==> flow/design.v <==
`timescale 1ns / 1ps
module black_cell(
    input  wire g_left, p_left,
    input  wire g_right, p_right,
    output wire g_out, p_out
);
    assign g_out = g_left | (p_left & g_right);
    assign p_out = p_left & p_right;
endmodule
module gray_cell(
    input  wire g_left, p_left,
    input  wire g_right,
    output wire g_out
);
    assign g_out = g_left | (p_left & g_right);
endmodule
module han_carlson_32(
    input  wire [31:0] a,
    input  wire [31:0] b,
    output wire [31:0] s,
    output wire        ca
);
    wire [31:0] g0, p0;
    assign g0 = a & b;
    assign p0 = a ^ b;
    wire [31:0] gg1, pp1;
    wire [31:0] gg2, pp2;
    wire [31:0] gg3, pp3;
    wire [31:0] gg4, pp4;
    wire [31:0] gg5, pp5;
    genvar i;
    generate
        for (i = 0; i < 32; i = i + 1) begin : STAGE1
            if (i >= 1) begin
                assign gg1[i] = g0[i] | (p0[i] & g0[i-1]);
                assign pp1[i] = p0[i] & p0[i-1];
            end else begin
                assign gg1[i] = g0[i];
                assign pp1[i] = p0[i];
            end
        end
    endgenerate
    generate
        for (i = 0; i < 32; i = i + 1) begin : STAGE2
            if (i >= 2) begin
                assign gg2[i] = gg1[i] | (pp1[i] & gg1[i-2]);
                assign pp2[i] = pp1[i] & pp1[i-2];
            end else begin
                assign gg2[i] = gg1[i];
                assign pp2[i] = pp1[i];
            end
        end
    endgenerate
    generate
        for (i = 0; i < 32; i = i + 1) begin : STAGE3
            if (i >= 4) begin
                assign gg3[i] = gg2[i] | (pp2[i] & gg2[i-4]);
                assign pp3[i] = pp2[i] & pp2[i-4];
            end else begin
                assign gg3[i] = gg2[i];
                assign pp3[i] = pp2[i];
            end
        end
    endgenerate
    generate
        for (i = 0; i < 32; i = i + 1) begin : STAGE4
            if (i >= 8) begin
                assign gg4[i] = gg3[i] | (pp3[i] & gg3[i-8]);
                assign pp4[i] = pp3[i] & pp3[i-8];
            end else begin
                assign gg4[i] = gg3[i];
                assign pp4[i] = pp3[i];
            end
        end
    endgenerate
    generate
        for (i = 0; i < 32; i = i + 1) begin : STAGE5
            if (i >= 16) begin
                assign gg5[i] = gg4[i] | (pp4[i] & gg4[i-16]);
                assign pp5[i] = pp4[i] & pp4[i-16];
            end else begin
                assign gg5[i] = gg4[i];
                assign pp5[i] = pp4[i];
            end
        end
    endgenerate
    wire [31:0] c;
    assign c[0] = 1'b0;
    generate
        for (i = 1; i < 32; i = i + 1) begin : CARRY_ASSIGN
            assign c[i] = gg5[i-1];
        end
    endgenerate
    assign ca = gg5[31];
    assign s = p0 ^ c;
endmodule
module full_adder(
    input a, b, c,
    output s, ca
);
    assign s  = a ^ b ^ c;
    assign ca = (a & b) | (b & c) | (c & a);
endmodule
module compressor_7to3(
    input  [31:0] a1, a2, a3, a4, a5, a6, a7,
    output [31:0] s,
    output [31:0] c1,   
    output [31:0] c2    
);
    genvar j;
    generate
        for (j = 0; j < 32; j = j + 1) begin
            wire s1, s2, s3, s4, d1, d2, d3, d4;
            full_adder f1 (.a(a1[j]), .b(a2[j]), .c(a3[j]), .s(s1), .ca(d1));
            full_adder f2 (.a(a4[j]), .b(a5[j]), .c(a6[j]), .s(s2), .ca(d2));
            full_adder f3 (.a(s1),   .b(s2),   .c(a7[j]),  .s(s3), .ca(d3));
            full_adder f4 (.a(d1),   .b(d2),   .c(d3),    .s(s4), .ca(d4));
            assign s[j]  = s3;
            assign c1[j] = s4;  
            assign c2[j] = d4;  
        end
    endgenerate
endmodule
module csa(
    input  [31:0] a, b, c,
    output [31:0] s,
    output [31:0] ca 
);
    assign s  = a ^ b ^ c;
    assign ca = ((a & b) | (b & c) | (c & a)) << 1;
endmodule
module Optimized_Wallace(
    input clk, rst,
    input [15:0] A, B,
    output reg [31:0] PRODUCT
);
    genvar i, j;
    wire [31:0] pp [0:15];
    generate
        for (i = 0; i < 16; i = i + 1) begin
            for (j = 0; j < 32; j = j + 1) begin
                if ((j >= i) && (j < i + 16))
                    assign pp[i][j] = A[j - i] & B[i];
                else
                    assign pp[i][j] = 1'b0;
            end
        end
    endgenerate
    wire [31:0] s0, s1_1, c0, c1, c0_2, c1_2, b0, b1, b0_2, b1_2;
     compressor_7to3 u1 (.a1(pp[0]), .a2(pp[1]), .a3(pp[2]), .a4(pp[3]), .a5(pp[4]), .a6(pp[5]), .a7(pp[6]), .s(s0), .c1(b0), .c2(b0_2));
     compressor_7to3 u2 (.a1(pp[7]), .a2(pp[8]), .a3(pp[9]), .a4(pp[10]), .a5(pp[11]), .a6(pp[12]), .a7(pp[13]), .s(s1_1), .c1(b1), .c2(b1_2));
   assign c0   = b0<<1;      
   assign c1   = b1<<1;      
   assign c0_2 = b0_2<<2;    
   assign c1_2 = b1_2<<2;   
    reg [31:0] r_s0, r_s1, r_c0, r_c1, r_c02, r_c12, r_pp14, r_pp15;
    always @(posedge clk or posedge rst) begin
        if (rst) begin
            r_s0 <= 0; r_s1 <= 0;
            r_c0 <= 0; r_c1 <= 0;
            r_c02 <= 0; r_c12 <= 0;
            r_pp14 <= 0; r_pp15 <= 0;
        end 
        else begin
            r_s0 <= s0; r_s1 <= s1_1;
            r_c0 <= c0; r_c1 <= c1;
            r_c02 <= c0_2; r_c12 <= c1_2;
            r_pp14 <= pp[14]; r_pp15 <= pp[15];
        end
    end
    wire [31:0] sum2, c1_s2, c2_s2, ca1, ca2;
    compressor_7to3 p1 (.a1(r_s0), .a2(r_s1), .a3(r_c0), .a4(r_c1), .a5(r_c02), .a6(r_c12), .a7(r_pp14), .s(sum2), .c1(c1_s2), .c2(c2_s2));
    assign ca1 = c1_s2<<1;     
    assign ca2 = c2_s2<<2;     
    reg [31:0] rsum2, rca1, rca2, rlt;
    always @(posedge clk or posedge rst) begin
        if (rst) begin
            rsum2 <= 0;
            rca1 <= 0;
            rca2 <= 0;
            rlt <= 0;
        end
        else begin
            rsum2 <= sum2;
            rca1 <= ca1;
            rca2 <= ca2;
            rlt <= r_pp15;
        end
    end
    wire [31:0] ps1, pca1, s, ca;
    csa q1 (.a(rsum2), .b(rca1), .c(rca2), .s(ps1), .ca(pca1));
    csa q2 (.a(rlt), .b(ps1), .c(pca1), .s(s), .ca(ca));
    reg [31:0] rsum, rcarry;
    always @(posedge clk or posedge rst) begin
        if (rst) begin
            rsum <= 0;
            rcarry <= 0;
        end 
        else begin
            rsum <= s;
            rcarry <= ca;
        end
    end
    wire [31:0] sum;
    wire carry;
    han_carlson_32 p2 (.a(rsum), .b(rcarry), .s(sum), .ca(carry));
    always @(posedge clk or posedge rst) begin
        if (rst)
            PRODUCT <= 0;
        else
            PRODUCT <= sum;
    end
endmodule
# From RTL to reports: Optimized_Wallace
# Tool output for the design above, in the order of the flow.
# Line numbers count from 1 in the design file above.
# Cell names lack the library's common part.
# The mark - stands for no value.
[design] design="Optimized_Wallace" clock_port="clk" lib="sky130hd" corner="tt_025C_1v80"

# Elaborated design
# Source: Yosys, flattened and elaborated, memories not mapped. Widths are those after wreduce; folded enables and synchronous resets count as part of the registers. Registers that Yosys merges into a memory's read port (data or address) are not register bits. Print and check cells do not count. Equal cells are merged and count once.
[classes] n_logic=1854
[ops] op="1-bit AND" n=1014
[ops] op="1-bit OR" n=442
[ops] op="1-bit XOR" n=381
[ops] op="31-bit AND" n=4
[ops] op="31-bit OR" n=4
[ops] op="32-bit XOR" n=3
[ops] op="30-bit by 31-bit AND with 31-bit output" n=1
[ops] op="30-bit by 31-bit XOR with 31-bit output" n=1
[ops] op="31-bit by 30-bit AND with 31-bit output" n=1
[ops] op="31-bit XOR" n=1
[ops] op="30-bit AND" n=1
[ops] op="30-bit XOR" n=1
[word_totals] in_bits=34 reg_bits=342 wordCells=1869

# Logic depth
# Yosys ltp: most cells in a row. Word level: on the elaborated netlist, between registers, memories and ports. Mapped: between sequential cells and ports; inverters and the memories' decode and read muxes count.
[logic_depth] ltp_word=11 abc_area=0 ltp_mapped=10 mapped_depth_nobuf=10

# Netlist
# The flow's flattened synthesis, as Yosys stat reports it; memories are mapped. The netlist is that of the ABC_AREA named above (0 if unset); the other value can give another one.
[synth_totals] mapped_cells=1300 ff_cells=337 sequential_area_um2=8433.1 yosys_area_um2=17199.0 n_buf=36
[types] cell="dfrtp_1" n=337 type_area_um2=8.43E+03
[types] cell="fa_1" n=203 type_area_um2=4.06E+03
[types] cell="and2_1" n=210 type_area_um2=1313.76
[types] cell="ha_1" n=104 type_area_um2=1.3E+03
[types] cell="inv_1" n=205 type_area_um2=769.488
[types] cell="nand2_1" n=68 type_area_um2=255.245
[types] cell="a21oi_1" n=26 type_area_um2=130.125
[types] cell="clkbuf_1" n=33 type_area_um2=123.869
[types] cell="xnor2_1" n=14 type_area_um2=122.618
[types] cell="nor2_1" n=21 type_area_um2=78.826
[types] cell="a21o_1" n=9 type_area_um2=67.565
[types] cell="xor2_1" n=7 type_area_um2=61.309
[types] cell="o211ai_1" n=6 type_area_um2=45.043
[types] cell="o21a_1" n=4 type_area_um2=30.029
[types] cell="nand3_1" n=5 type_area_um2=25.024
[types] cell="o21ai_0" n=5 type_area_um2=25.024
[types] cell="nand4_1" n=3 type_area_um2=18.768
[types] cell="a311oi_1" n=2 type_area_um2=17.517
# Not listed: further types 31, cells in them 38.
# The figures by module come from a second, unflattened synthesis with its own total; it is not the netlist above.
[hier_totals] cells_unflattened=1727 hier_area_um2=25545.8
# Each row is one instance without its submodules.
[modules] module="(no name shown)" n_inst=1 n_cells=713 mod_area_um2=12490.7
[modules] module="full_adder" n_inst=384 n_cells=1 mod_area_um2=20.0
[modules] module="compressor_7to3" n_inst=3 n_cells=96 mod_area_um2=720.7
[modules] module="han_carlson_32" n_inst=1 n_cells=274 mod_area_um2=1894.3
[modules] module="csa" n_inst=2 n_cells=34 mod_area_um2=655.6

# Path before layout
# Path of least setup slack by OpenSTA after synthesis, without wires, with an ideal clock, recovery checks aside; 20% of the period is set as input and as output delay. Where synthesis merged equal registers, the netlist keeps one of their names.
[synth_timing] path_kind="in2reg" from="input port B[7]" to="register (no name shown)" launch_ns=0.600 slack_ns=0.518 stages=7 path_delay_ns=1.882 tclk_ns=3.0 t_arrival_ns=2.346 setup_ns=0.136 period_less_setup_slack_ns=2.482
# "path_delay_ns" is the arrival time less input delay plus setup time.
# "stages" counts driving pins, that of a launching flip-flop among them; a cell with two outputs on the path counts twice.
# "period_less_setup_slack_ns" = period - worst setup slack (recovery checks aside). The figure is calculated, with input and output delays left at 20% of the set period.
# The rows between start and end are the longest chain of elaborated cells between them; the timing report does not say that the signal goes this way. Where chains are equally long, one stands for them.
# A line is the first line of the expression or statement that the cell stems from. Yosys adds cells for indexed reads and writes and turns some case tables into memories.
[synth_between] cell_sequence="clkbuf_1 -> and2_1 -> fa_1 -> inv_1 -> fa_1 -> inv_1 -> fa_1" elab_chain_len=7 cells_between=13
[synth_rtl] element="from (decl)" line=134 source="input [15:0] A, B,"
[synth_rtl] element="1-bit AND" line=143 source="assign pp[i][j] = A[j - i] & B[i];"
[synth_rtl] element="1-bit XOR (2 in a row)" line=101 source="assign s  = a ^ b ^ c;"
[synth_rtl] element="1-bit AND" line=102 source="assign ca = (a & b) | (b & c) | (c & a);"
[synth_rtl] element="1-bit OR (2 in a row)" line=102
[synth_rtl] element="1-bit XOR" line=101

# Timing after layout
# From the final timing report of flow run 1: the path of least setup slack in the routed layout; clock arrival at registers is part of the times.
[layout_timing] path_kind="reg2reg" from="register rcarry[22]" to="register (no name shown)" stages=9 setup_ns=0.07 tclk_ns=3.0 slack_ns=0.38 t_arrival_ns=3.10 launch_ns=0.55
# The rows between start and end are the longest chain of elaborated cells between them; the timing report does not say that the signal goes this way. Where chains are equally long, one stands for them.
[layout_between] cell_sequence="dfrtp_1 -> ha_1 -> and3_1 -> nand3_1 -> nor3_2 -> a2111oi_4 -> buf_4 -> o21bai_4 -> xor2_1" elab_chain_len=9 cells_between=17
[layout_rtl] element="from (decl)" line=193 source="reg [31:0] rsum, rcarry;"
[layout_rtl] element="from (assign)" line=197 source="rcarry <= 0;"
[layout_rtl] element="from (assign)" line=201 source="rcarry <= ca;"
[layout_rtl] element="32-bit XOR" line=25 source="assign p0 = a ^ b;"
[layout_rtl] element="1-bit AND" line=35 source="assign gg1[i] = g0[i] | (p0[i] & g0[i-1]);"
[layout_rtl] element="1-bit OR" line=35
[layout_rtl] element="1-bit OR" line=46 source="assign gg2[i] = gg1[i] | (pp1[i] & gg1[i-2]);"
[layout_rtl] element="1-bit OR" line=57 source="assign gg3[i] = gg2[i] | (pp2[i] & gg2[i-4]);"
[layout_rtl] element="1-bit AND" line=68 source="assign gg4[i] = gg3[i] | (pp3[i] & gg3[i-8]);"
[layout_rtl] element="1-bit OR" line=68
[layout_rtl] element="1-bit OR" line=79 source="assign gg5[i] = gg4[i] | (pp4[i] & gg4[i-16]);"
[layout_rtl] element="32-bit XOR" line=95 source="assign s = p0 ^ c;"
[layout_rtl] element="to (assign)" line=209
[layout_rtl] element="to (assign)" line=211
[layout_rtl] element="to (decl)" line=135

# Flow measurements of Optimized_Wallace on sky130hd: 5 stored runs with different settings, listed in no order. Input and output delays are each 20% of the period that was set; the output load is 0.01 pF.
# "achievedPeriod_ns" is the run's clock period less its worst setup slack. It is reckoned from that one timing run; input and output delays stay at 20% of the period that was set.
# "worst_path_ns" = time allowed to the worst setup path (clock period - input delay - output delay, where it has them) - its slack; a late launch clock adds to it, a late capture clock takes from it.
# "total_power_w": no workload was simulated; the value follows from the tool's default switching activity.
run="flow run 1" settings CAP_MARGIN=40 CELL_PAD_IN_SITES_DETAIL_PLACEMENT=1 CORE_ASPECT_RATIO=0.84 CORE_UTILIZATION=33 CTS_CLUSTER_DIAMETER=86 CTS_CLUSTER_SIZE=24 MIN_ROUTING_LAYER="met2" PLACE_DENSITY_LB_ADDON=0.03 SETUP_SLACK_MARGIN=0.59 SLEW_MARGIN=35 period_ns=3.0 CORE_MARGIN=2
run="flow run 1" results achievedPeriod_ns=2.622 total_power_w=0.016355 final_die_area_um2=53967.6 finalCellArea_um2=21087.7 worstSetupSlack_ns=0.378 synth_chip_area_um2=17199.0 finish.utilization_frac=0.411 worst_path_ns=2.62 worstPathKind="reg2reg"
run="flow run 2" settings CELL_PAD_IN_SITES_DETAIL_PLACEMENT=0 CORE_UTILIZATION=34 HOLD_SLACK_MARGIN=-0.07 PLACE_DENSITY_LB_ADDON=0.17 period_ns=1.83 CAP_MARGIN=20 CORE_MARGIN=2 SLEW_MARGIN=20
run="flow run 2" results achievedPeriod_ns=2.428 total_power_w=0.0295 final_die_area_um2=52399.8 finalCellArea_um2=22554.1 worstSetupSlack_ns=-0.598 synth_chip_area_um2=17199.0 finish.utilization_frac=0.45 worst_path_ns=2.43 worstPathKind="reg2reg"
run="flow run 3" settings CELL_PAD_IN_SITES_DETAIL_PLACEMENT=1 CORE_UTILIZATION=40 GPL_ROUTABILITY_DRIVEN=1 HOLD_SLACK_MARGIN=0.04 SLEW_MARGIN=25 period_ns=3.84 CAP_MARGIN=20 CORE_MARGIN=2
run="flow run 3" results achievedPeriod_ns=2.996 total_power_w=0.013027 final_die_area_um2=44673.0 finalCellArea_um2=19941.6 worstSetupSlack_ns=0.844 synth_chip_area_um2=17199.0 finish.utilization_frac=0.472 worst_path_ns=2.23 worstPathKind="in2reg"
run="flow run 4" settings CELL_PAD_IN_SITES_DETAIL_PLACEMENT=0 CELL_PAD_IN_SITES_GLOBAL_PLACEMENT=0 CORE_ASPECT_RATIO=0.77 CORE_UTILIZATION=64 CTS_CLUSTER_DIAMETER=56 CTS_CLUSTER_SIZE=30 GPL_ROUTABILITY_DRIVEN=1 GPL_TIMING_DRIVEN=0 HOLD_SLACK_MARGIN=0.04 PLACE_DENSITY_LB_ADDON=0.26 SLEW_MARGIN=30 TNS_END_PERCENT=45 period_ns=3.84 CAP_MARGIN=20 CORE_MARGIN=2
run="flow run 4" results achievedPeriod_ns=3.256 total_power_w=0.012267 final_die_area_um2=28212.0 finalCellArea_um2=19423.6 worstSetupSlack_ns=0.584 synth_chip_area_um2=17199.0 finish.utilization_frac=0.737 worst_path_ns=2.49 worstPathKind="in2reg"
run="flow run 5" settings CELL_PAD_IN_SITES_DETAIL_PLACEMENT=0 CELL_PAD_IN_SITES_GLOBAL_PLACEMENT=0 CORE_ASPECT_RATIO=0.98 CORE_UTILIZATION=40 CTS_CLUSTER_SIZE=30 GPL_ROUTABILITY_DRIVEN=1 GPL_TIMING_DRIVEN=0 HOLD_SLACK_MARGIN=0.04 SLEW_MARGIN=25 TNS_END_PERCENT=45 period_ns=3.84 CAP_MARGIN=20 CORE_MARGIN=2
run="flow run 5" results achievedPeriod_ns=3.237 total_power_w=0.013194 final_die_area_um2=44672.9 finalCellArea_um2=20259.4 worstSetupSlack_ns=0.603 synth_chip_area_um2=17199.0 finish.utilization_frac=0.476 worst_path_ns=2.47 worstPathKind="in2reg"
